==> flow/design.v <==
module aoc_solver_top #(
    parameter WIDTH    = 32,
    parameter HEIGHT   = 32,
    parameter LOG_SIZE = 10
) (
    input         clear,
    input         clock,
    input  [31:0] reg_wdata,
    input         reg_write_strobe,
    input  [3:0]  reg_addr,
    output [31:0] reg_rdata
);
    localparam LATENCY = WIDTH + 5;
    localparam CELLS   = WIDTH * HEIGHT;
    localparam [2:0] S_START    = 3'd0;
    localparam [2:0] S_LOAD     = 3'd1;
    localparam [2:0] S_PROCESS  = 3'd2;
    localparam [2:0] S_CHECK    = 3'd3;
    localparam [2:0] S_FINISHED = 3'd4;
    reg  [LOG_SIZE-1:0] ram_write_addr;
    wire ram_write_en = reg_write_strobe & (reg_addr == 4'd3);
    wire start        = reg_write_strobe & (reg_addr == 4'd0) & reg_wdata[0];
    always @(posedge clock)
        if (clear)
            ram_write_addr <= {LOG_SIZE{1'b0}};
        else if (reg_write_strobe & (reg_addr == 4'd2))
            ram_write_addr <= reg_wdata[LOG_SIZE-1:0];
    reg [2:0]          state;
    reg [LOG_SIZE-1:0] x_count, y_count, read_addr;
    reg [15:0]         total_removed;
    reg                has_changed;
    wire in_load      = (state == S_LOAD);
    wire in_process   = (state == S_PROCESS);
    wire enable_shift = in_load | in_process;
    reg mem [0:(1<<LOG_SIZE)-1];
    reg rd_q0, rd_q1, rd_q2;
    always @(posedge clock)
        if (clear) begin
            rd_q0 <= 1'b0;
            rd_q1 <= 1'b0;
            rd_q2 <= 1'b0;
        end else begin
            rd_q0 <= mem[read_addr];
            rd_q1 <= rd_q0;
            rd_q2 <= rd_q1;
        end
    wire row0 = rd_q2;
    reg [WIDTH-1:0] line1, line2;
    wire row1 = line1[WIDTH-1];
    wire row2 = line2[WIDTH-1];
    reg r0c1, r0c2, r1c1, r1c2, r2c1, r2c2;
    always @(posedge clock)
        if (clear) begin
            line1 <= {WIDTH{1'b0}};
            line2 <= {WIDTH{1'b0}};
            {r0c1, r0c2, r1c1, r1c2, r2c1, r2c2} <= 6'd0;
        end else if (enable_shift) begin
            line1 <= {line1[WIDTH-2:0], row0};
            line2 <= {line2[WIDTH-2:0], row1};
            r0c1 <= row0; r0c2 <= r0c1;
            r1c1 <= row1; r1c2 <= r1c1;
            r2c1 <= row2; r2c2 <= r2c1;
        end
    reg [LOG_SIZE-1:0] cur_x_pipe [0:LATENCY-2];
    reg [LOG_SIZE-1:0] cur_y_pipe [0:LATENCY-2];
    reg [LOG_SIZE-1:0] waddr_pipe [0:LATENCY-1];
    integer i;
    always @(posedge clock)
        if (clear) begin
            for (i = 0; i < LATENCY - 1; i = i + 1) begin
                cur_x_pipe[i] <= {LOG_SIZE{1'b0}};
                cur_y_pipe[i] <= {LOG_SIZE{1'b0}};
            end
            for (i = 0; i < LATENCY; i = i + 1)
                waddr_pipe[i] <= {LOG_SIZE{1'b0}};
        end else begin
            cur_x_pipe[0] <= x_count;
            cur_y_pipe[0] <= y_count;
            for (i = 1; i < LATENCY - 1; i = i + 1) begin
                cur_x_pipe[i] <= cur_x_pipe[i-1];
                cur_y_pipe[i] <= cur_y_pipe[i-1];
            end
            waddr_pipe[0] <= read_addr;
            for (i = 1; i < LATENCY; i = i + 1)
                waddr_pipe[i] <= waddr_pipe[i-1];
        end
    wire [LOG_SIZE-1:0] cur_x      = cur_x_pipe[LATENCY-2];
    wire [LOG_SIZE-1:0] cur_y      = cur_y_pipe[LATENCY-2];
    wire [LOG_SIZE-1:0] write_addr = waddr_pipe[LATENCY-1];
    wire is_left   = (cur_x == 0);
    wire is_right  = (cur_x == WIDTH - 1);
    wire is_top    = (cur_y == 0);
    wire is_bottom = (cur_y == HEIGHT - 1);
    wire n_ul = r2c2 & ~(is_top | is_left);
    wire n_u  = r2c1 & ~is_top;
    wire n_ur = row2 & ~(is_top | is_right);
    wire n_l  = r1c2 & ~is_left;
    wire n_r  = row1 & ~is_right;
    wire n_dl = r0c2 & ~(is_bottom | is_left);
    wire n_d  = r0c1 & ~is_bottom;
    wire n_dr = row0 & ~(is_bottom | is_right);
    wire [3:0] count_now = n_ul + n_u + n_ur + n_l + n_r + n_dl + n_d + n_dr;
    reg [3:0] neighbours_count;
    reg       center_delayed;
    always @(posedge clock)
        if (clear) begin
            neighbours_count <= 4'd0;
            center_delayed   <= 1'b0;
        end else if (enable_shift) begin
            neighbours_count <= count_now;
            center_delayed   <= r1c1;
        end
    wire remove    = in_process & center_delayed & (neighbours_count < 4'd4);
    wire advancing = in_load | (in_process & (read_addr < CELLS));
    wire                mem_we    = ram_write_en | remove;
    wire [LOG_SIZE-1:0] mem_waddr = remove ? write_addr : ram_write_addr;
    wire                mem_wdata = remove ? 1'b0 : reg_wdata[0];
    always @(posedge clock)
        if (mem_we)
            mem[mem_waddr] <= mem_wdata;
    always @(posedge clock)
        if (clear) begin
            state         <= S_START;
            x_count       <= {LOG_SIZE{1'b0}};
            y_count       <= {LOG_SIZE{1'b0}};
            read_addr     <= {LOG_SIZE{1'b0}};
            total_removed <= 16'd0;
            has_changed   <= 1'b0;
        end else begin
            if (advancing) begin
                read_addr <= read_addr + 1'b1;
                if (x_count == WIDTH - 1) begin
                    x_count <= {LOG_SIZE{1'b0}};
                    y_count <= y_count + 1'b1;
                end else
                    x_count <= x_count + 1'b1;
            end
            case (state)
                S_START:
                    if (start) begin
                        total_removed <= 16'd0;
                        read_addr     <= {LOG_SIZE{1'b0}};
                        x_count       <= {LOG_SIZE{1'b0}};
                        y_count       <= {LOG_SIZE{1'b0}};
                        has_changed   <= 1'b0;
                        state         <= S_LOAD;
                    end
                S_LOAD:
                    if (read_addr == LATENCY - 1)
                        state <= S_PROCESS;
                S_PROCESS: begin
                    if (remove) begin
                        has_changed   <= 1'b1;
                        total_removed <= total_removed + 16'd1;
                    end
                    if (write_addr == CELLS - 1)
                        state <= S_CHECK;
                end
                S_CHECK:
                    if (has_changed) begin
                        has_changed <= 1'b0;
                        read_addr   <= {LOG_SIZE{1'b0}};
                        x_count     <= {LOG_SIZE{1'b0}};
                        y_count     <= {LOG_SIZE{1'b0}};
                        state       <= S_LOAD;
                    end else
                        state <= S_FINISHED;
                default: ;
            endcase
        end
    wire done = (state == S_FINISHED);
    assign reg_rdata = (reg_addr == 4'd1) ? {total_removed, 15'd0, done} : 32'd0;
endmodule
# ---- Tool chain data of aoc_solver_top
# Module aoc_solver_top before and after one edit of its RTL, step after step.
# Lines under "orig" count in the file above, lines under "edited" in the edited file.
# "diff" is "edited" less "orig", of the values as shown; "change_rel_pct" is that difference over "orig", in percent.
# Operators carry their Yosys type and port widths (W data, S select, Z words).
# Library cell names are shortened.
# The mark n/a stands for no value.
dict set report design {
  top {aoc_solver_top}
  clock_port {clock}
  library {sky130hd}
  lib_corner {tt_025C_1v80}
}

# ---- The edit
# The edit as a unified diff against the file above.
# A script made this edit. It changes what the design does and was not meant as an optimisation.
# begin of diff
@@ -1,4 +1,4 @@
 module aoc_solver_top #(
-    parameter WIDTH    = 32,
+    parameter WIDTH    = 48,
     parameter HEIGHT   = 32,
     parameter LOG_SIZE = 10
# end of diff

# ---- Elaborated design
# Counts by Yosys on the flattened word-level netlist (proc, flatten, opt, wreduce). Print and check cells are left out. Cells with the same type and inputs are merged into one.
# Yosys's memory passes give these memory sizes; they may raise the number of words (mostly to a power of two), join words into wider ones and drop unused or constant bits.
# element orig edited diff change_rel_pct
set word_totals {}
lappend word_totals {regBits 1226 1738 512 41.76}
lappend word_totals {ramBits 1024 1024 0 0.00}
lappend word_totals {wordCells 228 273 45 19.74}
lappend word_totals {clocked_rd_ports_x_width 1 1 0 0.00}
lappend word_totals {n_memories 1 1 0 0.00}
# element orig edited diff change_rel_pct
set op_classes {}
lappend op_classes {muxes 31 30 -1 -3.23}
lappend op_classes {n_reduce_logical 10 10 0 0.00}
lappend op_classes {n_cmp 2 2 0 0.00}
lappend op_classes {eq_ne 16 14 -2 -12.50}
lappend op_classes {addsub 11 11 0 0.00}
lappend op_classes {n_logic 30 30 0 0.00}
# element orig edited
set memory_table {}
lappend memory_table {memory_list {mem 1024 x 1 bit 1R1W} {mem 1024 x 1 bit 1R1W}}
# operator orig edited diff change_rel_pct
set ops {}
lappend ops {{$eq A10 B5 Y1 const B} 3 1 -2 -66.67}
lappend ops {{$eq A10 B6 Y1 const B} 1 3 2 200.00}
lappend ops {{$mux W3} 4 3 -1 -25.00}
lappend ops {{$ne A2 B2 Y1 const B} 4 3 -1 -25.00}
lappend ops {{$reduce_and A3 Y1} 2 3 1 50.00}
lappend ops {{$eq A10 B10 Y1 const B} 1 0 -1 -100.00}
lappend ops {{$pmux W3 S4} 1 0 -1 -100.00}
lappend ops {{$reduce_and A4 Y1} 1 0 -1 -100.00}
lappend ops {{$reduce_bool A3 Y1} 1 2 1 100.00}
lappend ops {{$reduce_bool A4 Y1} 1 0 -1 -100.00}
lappend ops {{$pmux W3 S3} 0 1 1 n/a}
lappend ops {{$and A1 B1 Y1} 15 15 0 0.00}
lappend ops {{$mux W10} 13 13 0 0.00}
lappend ops {{$not A1 Y1} 8 8 0 0.00}
lappend ops {{$or A1 B1 Y1} 7 7 0 0.00}
lappend ops {{$mux W1} 5 5 0 0.00}
lappend ops {{$add A4 B1 Y4} 4 4 0 0.00}
lappend ops {{$add A10 B1 Y10 const B} 3 3 0 0.00}
lappend ops {{$pmux W10 S2} 3 3 0 0.00}
lappend ops {{$eq A3 B2 Y1 const B} 2 2 0 0.00}
lappend ops {{$eq A4 B2 Y1 const B} 2 2 0 0.00}
lappend ops {{$logic_not A10 Y1} 2 2 0 0.00}
lappend ops {{$mux W16} 2 2 0 0.00}
lappend ops {{$add A1 B1 Y2} 1 1 0 0.00}
lappend ops {{$add A16 B1 Y16 const B} 1 1 0 0.00}
lappend ops {{$add A2 B1 Y3} 1 1 0 0.00}
lappend ops {{$add A3 B1 Y4} 1 1 0 0.00}
lappend ops {{$eq A3 B1 Y1 const B} 1 1 0 0.00}
# The list need not be complete.

# ---- Longest topological paths
# Longest topological path by Yosys (ltp), each cell counted once; first at word level (registers and memories cut), then after technology mapping (sequential cells cut; the memories' decode and read muxes count).
# element orig edited diff change_rel_pct
set depth {}
lappend depth {depth_word 11 11 0 0.00}
lappend depth {ABC_AREA 0 0 n/a n/a}
lappend depth {ltp_mapped 16 16 0 0.00}
lappend depth {depth_no_buf 16 16 0 0.00}

# ---- Synthesis result
# The flow's flattened synthesis, as Yosys stat reports it; memories are mapped. The netlist is that of the ABC_AREA named above (0 if unset); the other value can give another one.
# element orig edited diff change_rel_pct
set synth_totals {}
lappend synth_totals {seq_area_um2 55233.0 65442.8 10209.8 18.48}
lappend synth_totals {yosys_area_um2 79269.8 93016.7 13746.9 17.34}
lappend synth_totals {buf_cells 473 524 51 10.78}
lappend synth_totals {stdcells 6130 7268 1138 18.56}
lappend synth_totals {ff_cells 2247 2757 510 22.70}
# type orig edited diff change_rel_pct
set types {}
lappend types {dfxtp_1 1223 1733 510 41.70}
lappend types {nor2b_1 1089 1576 487 44.72}
lappend types {clkbuf_1 334 405 71 21.26}
lappend types {nand2_1 278 341 63 22.66}
lappend types {mux2_2 69 6 -63 -91.30}
lappend types {a21oi_1 103 153 50 48.54}
lappend types {a22oi_1 19 60 41 215.79}
lappend types {mux4_2 172 202 30 17.44}
lappend types {buf_1 54 32 -22 -40.74}
lappend types {o221ai_1 40 18 -22 -55.00}
lappend types {mux2i_1 121 140 19 15.70}
lappend types {nand3_1 24 39 15 62.50}
lappend types {o211ai_1 13 0 -13 -100.00}
lappend types {buf_2 30 39 9 30.00}
lappend types {a221oi_1 22 13 -9 -40.91}
lappend types {a22o_1 9 0 -9 -100.00}
lappend types {mux4_1 9 0 -9 -100.00}
lappend types {buf_4 31 23 -8 -25.81}
# The list need not be complete.

# ---- Worst setup path after synthesis
# Source: OpenSTA report_checks on the synthesized netlist (no wires, ideal clock, input and output delay 20% of the period each), path of least setup slack; recovery checks are left aside. Register names are those of the netlist, which keeps one name where synthesis merged equal registers.
# element orig edited diff change_rel_pct
set synth_path {}
lappend synth_path {path_kind in2reg reg2reg n/a n/a}
lappend synth_path {from {input reg_wdata[0]} {register state} n/a n/a}
lappend synth_path {to {memory mem[0]} {memory mem[0]} n/a n/a}
lappend synth_path {t_first_pin_ns 1.000 0.000 -1.000 -100.00}
lappend synth_path {slack_ns -24.548 -26.184 -1.636 n/a}
lappend synth_path {delay_ns 28.548 31.183 2.635 9.23}
lappend synth_path {path_stages 2 6 4 200.00}
lappend synth_path {arrival_time_ns 24.582 25.948 1.366 5.56}
lappend synth_path {period_ns 5.0 5.0 0.0 0.00}
lappend synth_path {path_buffers 0 3 3 n/a}
lappend synth_path {synth_period_reached_ns 29.548 31.184 1.636 5.54}
# "delay_ns" is the arrival time less input delay plus setup time.
# "path_stages" counts driving pins, that of a launching flip-flop among them; a cell with two outputs on the path counts twice.
# "synth_period_reached_ns" is the clock period less the worst setup slack; recovery checks do not enter. This is arithmetic on one report: input and output delays are still those of the set period (20% each).
# An end named without its bit number is one bit of that signal or, where synthesis recoded a state register, one of its new flip-flops.
# The rows between start and end are the longest chain of elaborated cells between them; the timing report does not say that the signal goes this way. Where chains are equally long, one stands for them.
# Each line given opens the expression or statement behind the cell; cells for indexed reads and writes are added by Yosys, which also makes memories of some case tables.
# A register here has more assigning lines than the two given.
dict set report synth_via_orig {
  path_cell_list {inv_1 -> nor2_1}
  elab_chain_cells 2
  cone_cells 2
  cone_lines 2
  classes_between {mux: 2}
}
# element line
set synth_rtl_orig {}
lappend synth_rtl_orig {{start, declared} 8} ;# input  [31:0] reg_wdata,
lappend synth_rtl_orig {{$mux W1} 117} ;# wire                mem_wdata = remove ? 1'b0 : reg_wdata[0];
lappend synth_rtl_orig {{$mux W1} 119} ;# if (mem_we)
lappend synth_rtl_orig {{end, declared} 35} ;# reg mem [0:(1<<LOG_SIZE)-1];
dict set report synth_via_edited {
  path_cell_list {dfxtp_1 -> nor4bb_1 -> buf_2 -> buf_2 -> buf_2 -> nor2b_1}
}
# element line
set synth_rtl_edited {}
lappend synth_rtl_edited {{start, declared} 28} ;# reg [2:0]          state;
lappend synth_rtl_edited {{start, assigned} 123} ;# state         <= S_START;
lappend synth_rtl_edited {{start, assigned} 146} ;# state         <= S_LOAD;
lappend synth_rtl_edited {{end, declared} 35} ;# reg mem [0:(1<<LOG_SIZE)-1];
# edited: Chain of elaborated cells between the ends: none given.

# ---- Timing after layout
# From the final timing report of the runs of pair 1: the path of least setup slack in the routed layout; clock arrival at registers is part of the times.
# element orig edited diff change_rel_pct
set layout_path {}
lappend layout_path {path_kind in2out reg2reg n/a n/a}
lappend layout_path {from {input reg_addr[0]} {register cur_x_pipe[51][7]} n/a n/a}
lappend layout_path {to {output reg_rdata[19]} {register neighbours_count[2]} n/a n/a}
lappend layout_path {arrival_time_ns 2.97 4.78 1.81 60.94}
lappend layout_path {t_first_pin_ns 1.00 0.88 -0.12 -12.00}
lappend layout_path {slack_ns 1.03 0.98 -0.05 n/a}
lappend layout_path {period_ns 5.0 5.0 0.0 0.00}
lappend layout_path {path_stages 5 17 12 240.00}
lappend layout_path {path_buffers 3 0 -3 -100.00}
lappend layout_path {out_delay_ns 1.00 n/a n/a n/a}
# The rows between start and end are the longest chain of elaborated cells between them; the timing report does not say that the signal goes this way. Where chains are equally long, one stands for them.
dict set report layout_via_orig {
  path_cell_list {clkdlybuf4s50_1 -> nor4b_2 -> buf_4 -> and2_1 -> clkdlybuf4s50_1}
  elab_chain_cells 2
  cone_cells 2
  cone_lines 1
  classes_between {eq/ne: 1; mux: 1}
}
# element line
set layout_rtl_orig {}
lappend layout_rtl_orig {{start, declared} 10} ;# input  [3:0]  reg_addr,
lappend layout_rtl_orig {{$eq A4 B1 Y1} 172} ;# assign reg_rdata = (reg_addr == 4'd1) ? {total_removed, 15'd0, done} : 32'd0;
lappend layout_rtl_orig {{$mux W32} 172}
lappend layout_rtl_orig {{end, declared} 11} ;# output [31:0] reg_rdata
dict set report layout_via_edited {
  path_cell_list {dfxtp_1 -> or4_1 -> nor2_1 -> nand3_1 -> and2_1 -> fa_1 -> inv_1 -> fa_1 -> fa_1 -> inv_1 -> ha_1 -> nand2_1 -> nor2_1 -> a31oi_1 -> xnor2_1 -> nand2_1 -> a21oi_1}
  elab_chain_cells 11
  cone_cells 25
  cone_lines 9
  classes_between {add/sub: 7; eq/ne: 1; logic: 16; reduce/logical: 1}
}
# element line
set layout_rtl_edited {}
lappend layout_rtl_edited {{start, declared} 64} ;# reg [LOG_SIZE-1:0] cur_x_pipe [0:LATENCY-2];
lappend layout_rtl_edited {{start, assigned} 71} ;# cur_x_pipe[i] <= {LOG_SIZE{1'b0}};
lappend layout_rtl_edited {{start, assigned} 80} ;# cur_x_pipe[i] <= cur_x_pipe[i-1];
lappend layout_rtl_edited {{$logic_not A10 Y1} 90} ;# wire is_left   = (cur_x == 0);
lappend layout_rtl_edited {{$or A1 B1 Y1} 94} ;# wire n_ul = r2c2 & ~(is_top | is_left);
lappend layout_rtl_edited {{$not A1 Y1} 94}
lappend layout_rtl_edited {{$and A1 B1 Y1} 94}
lappend layout_rtl_edited {{$add A1 B1 Y2} 102} ;# wire [3:0] count_now = n_ul + n_u + n_ur + n_l + n_r + n_dl + n_d + n_dr;
lappend layout_rtl_edited {{$add A2 B1 Y3} 102}
lappend layout_rtl_edited {{$add A3 B1 Y4} 102}
lappend layout_rtl_edited {{$add A4 B1 Y4 (4 in a row)} 102}
lappend layout_rtl_edited {{end, assigned} 107} ;# neighbours_count <= 4'd0;
lappend layout_rtl_edited {{end, assigned} 110} ;# neighbours_count <= count_now;
lappend layout_rtl_edited {{end, declared} 103} ;# reg [3:0] neighbours_count;

# ---- Flow runs
# Runs of the flow (Yosys, OpenROAD) on both versions; the two runs of a pair have the same settings. The constraints put input and output delay at 20% of the set period each and load the outputs with 0.01 pF.
dict set report flow_settings_pair_1 {
  period_ns 5.0
  CAP_MARGIN 20
  CORE_MARGIN 2
  CORE_UTILIZATION 40
  SLEW_MARGIN 20
}
# element orig edited diff change_rel_pct
set measured_pair_1 {}
lappend measured_pair_1 {setup_ws_ns 1.030 0.980 -0.050 n/a}
lappend measured_pair_1 {holdWs_ns 0.405 0.395 -0.010 n/a}
lappend measured_pair_1 {post_synth_area_um2 79269.8 93016.7 13746.9 17.34}
lappend measured_pair_1 {post_route_util_pct 45.5 45.6 0.1 n/a}
lappend measured_pair_1 {period_less_ws_ns 3.970 4.020 0.050 1.26}
lappend measured_pair_1 {power.total_w 0.035621 0.043874 0.008253 23.17}
lappend measured_pair_1 {die_footprint_um2 201749.0 236415.0 34666.0 17.18}
lappend measured_pair_1 {layout_stdcell_area_um2 89677.3 105745.0 16067.7 17.92}
lappend measured_pair_1 {tns_setup_ns 0.000 0.000 0.000 n/a}
dict set report flow_settings_pair_2 {
  ABC_AREA 1
  CAP_MARGIN 5
  CORE_UTILIZATION 59
  GPL_ROUTABILITY_DRIVEN 0
  MAX_ROUTING_LAYER {met4}
  PLACE_DENSITY_LB_ADDON 0.17
  period_ns 3.36
  CORE_MARGIN 2
  SLEW_MARGIN 20
}
# element orig edited diff change_rel_pct
set measured_pair_2 {}
lappend measured_pair_2 {setup_ws_ns -0.117 0.044 0.161 n/a}
lappend measured_pair_2 {holdWs_ns 0.191 0.218 0.027 n/a}
lappend measured_pair_2 {post_synth_area_um2 82699.3 97139.4 14440.1 17.46}
lappend measured_pair_2 {post_route_util_pct 66.4 66.8 0.4 n/a}
lappend measured_pair_2 {period_less_ws_ns 3.477 3.316 -0.161 -4.63}
lappend measured_pair_2 {power.total_w 0.053426 0.065326 0.011900 22.27}
lappend measured_pair_2 {die_footprint_um2 143179.0 167903.0 24724.0 17.27}
lappend measured_pair_2 {layout_stdcell_area_um2 92600.1 109028.0 16427.9 17.74}
lappend measured_pair_2 {tns_setup_ns -0.153 0.000 0.153 n/a}
# "period_less_ws_ns": clock period set for the run, less the worst setup slack. It is reckoned from that one timing run; input and output delays stay at 20% of the period that was set.
# "power.total_w" rests on the timing tool's default activity at the inputs, not on a simulated workload.
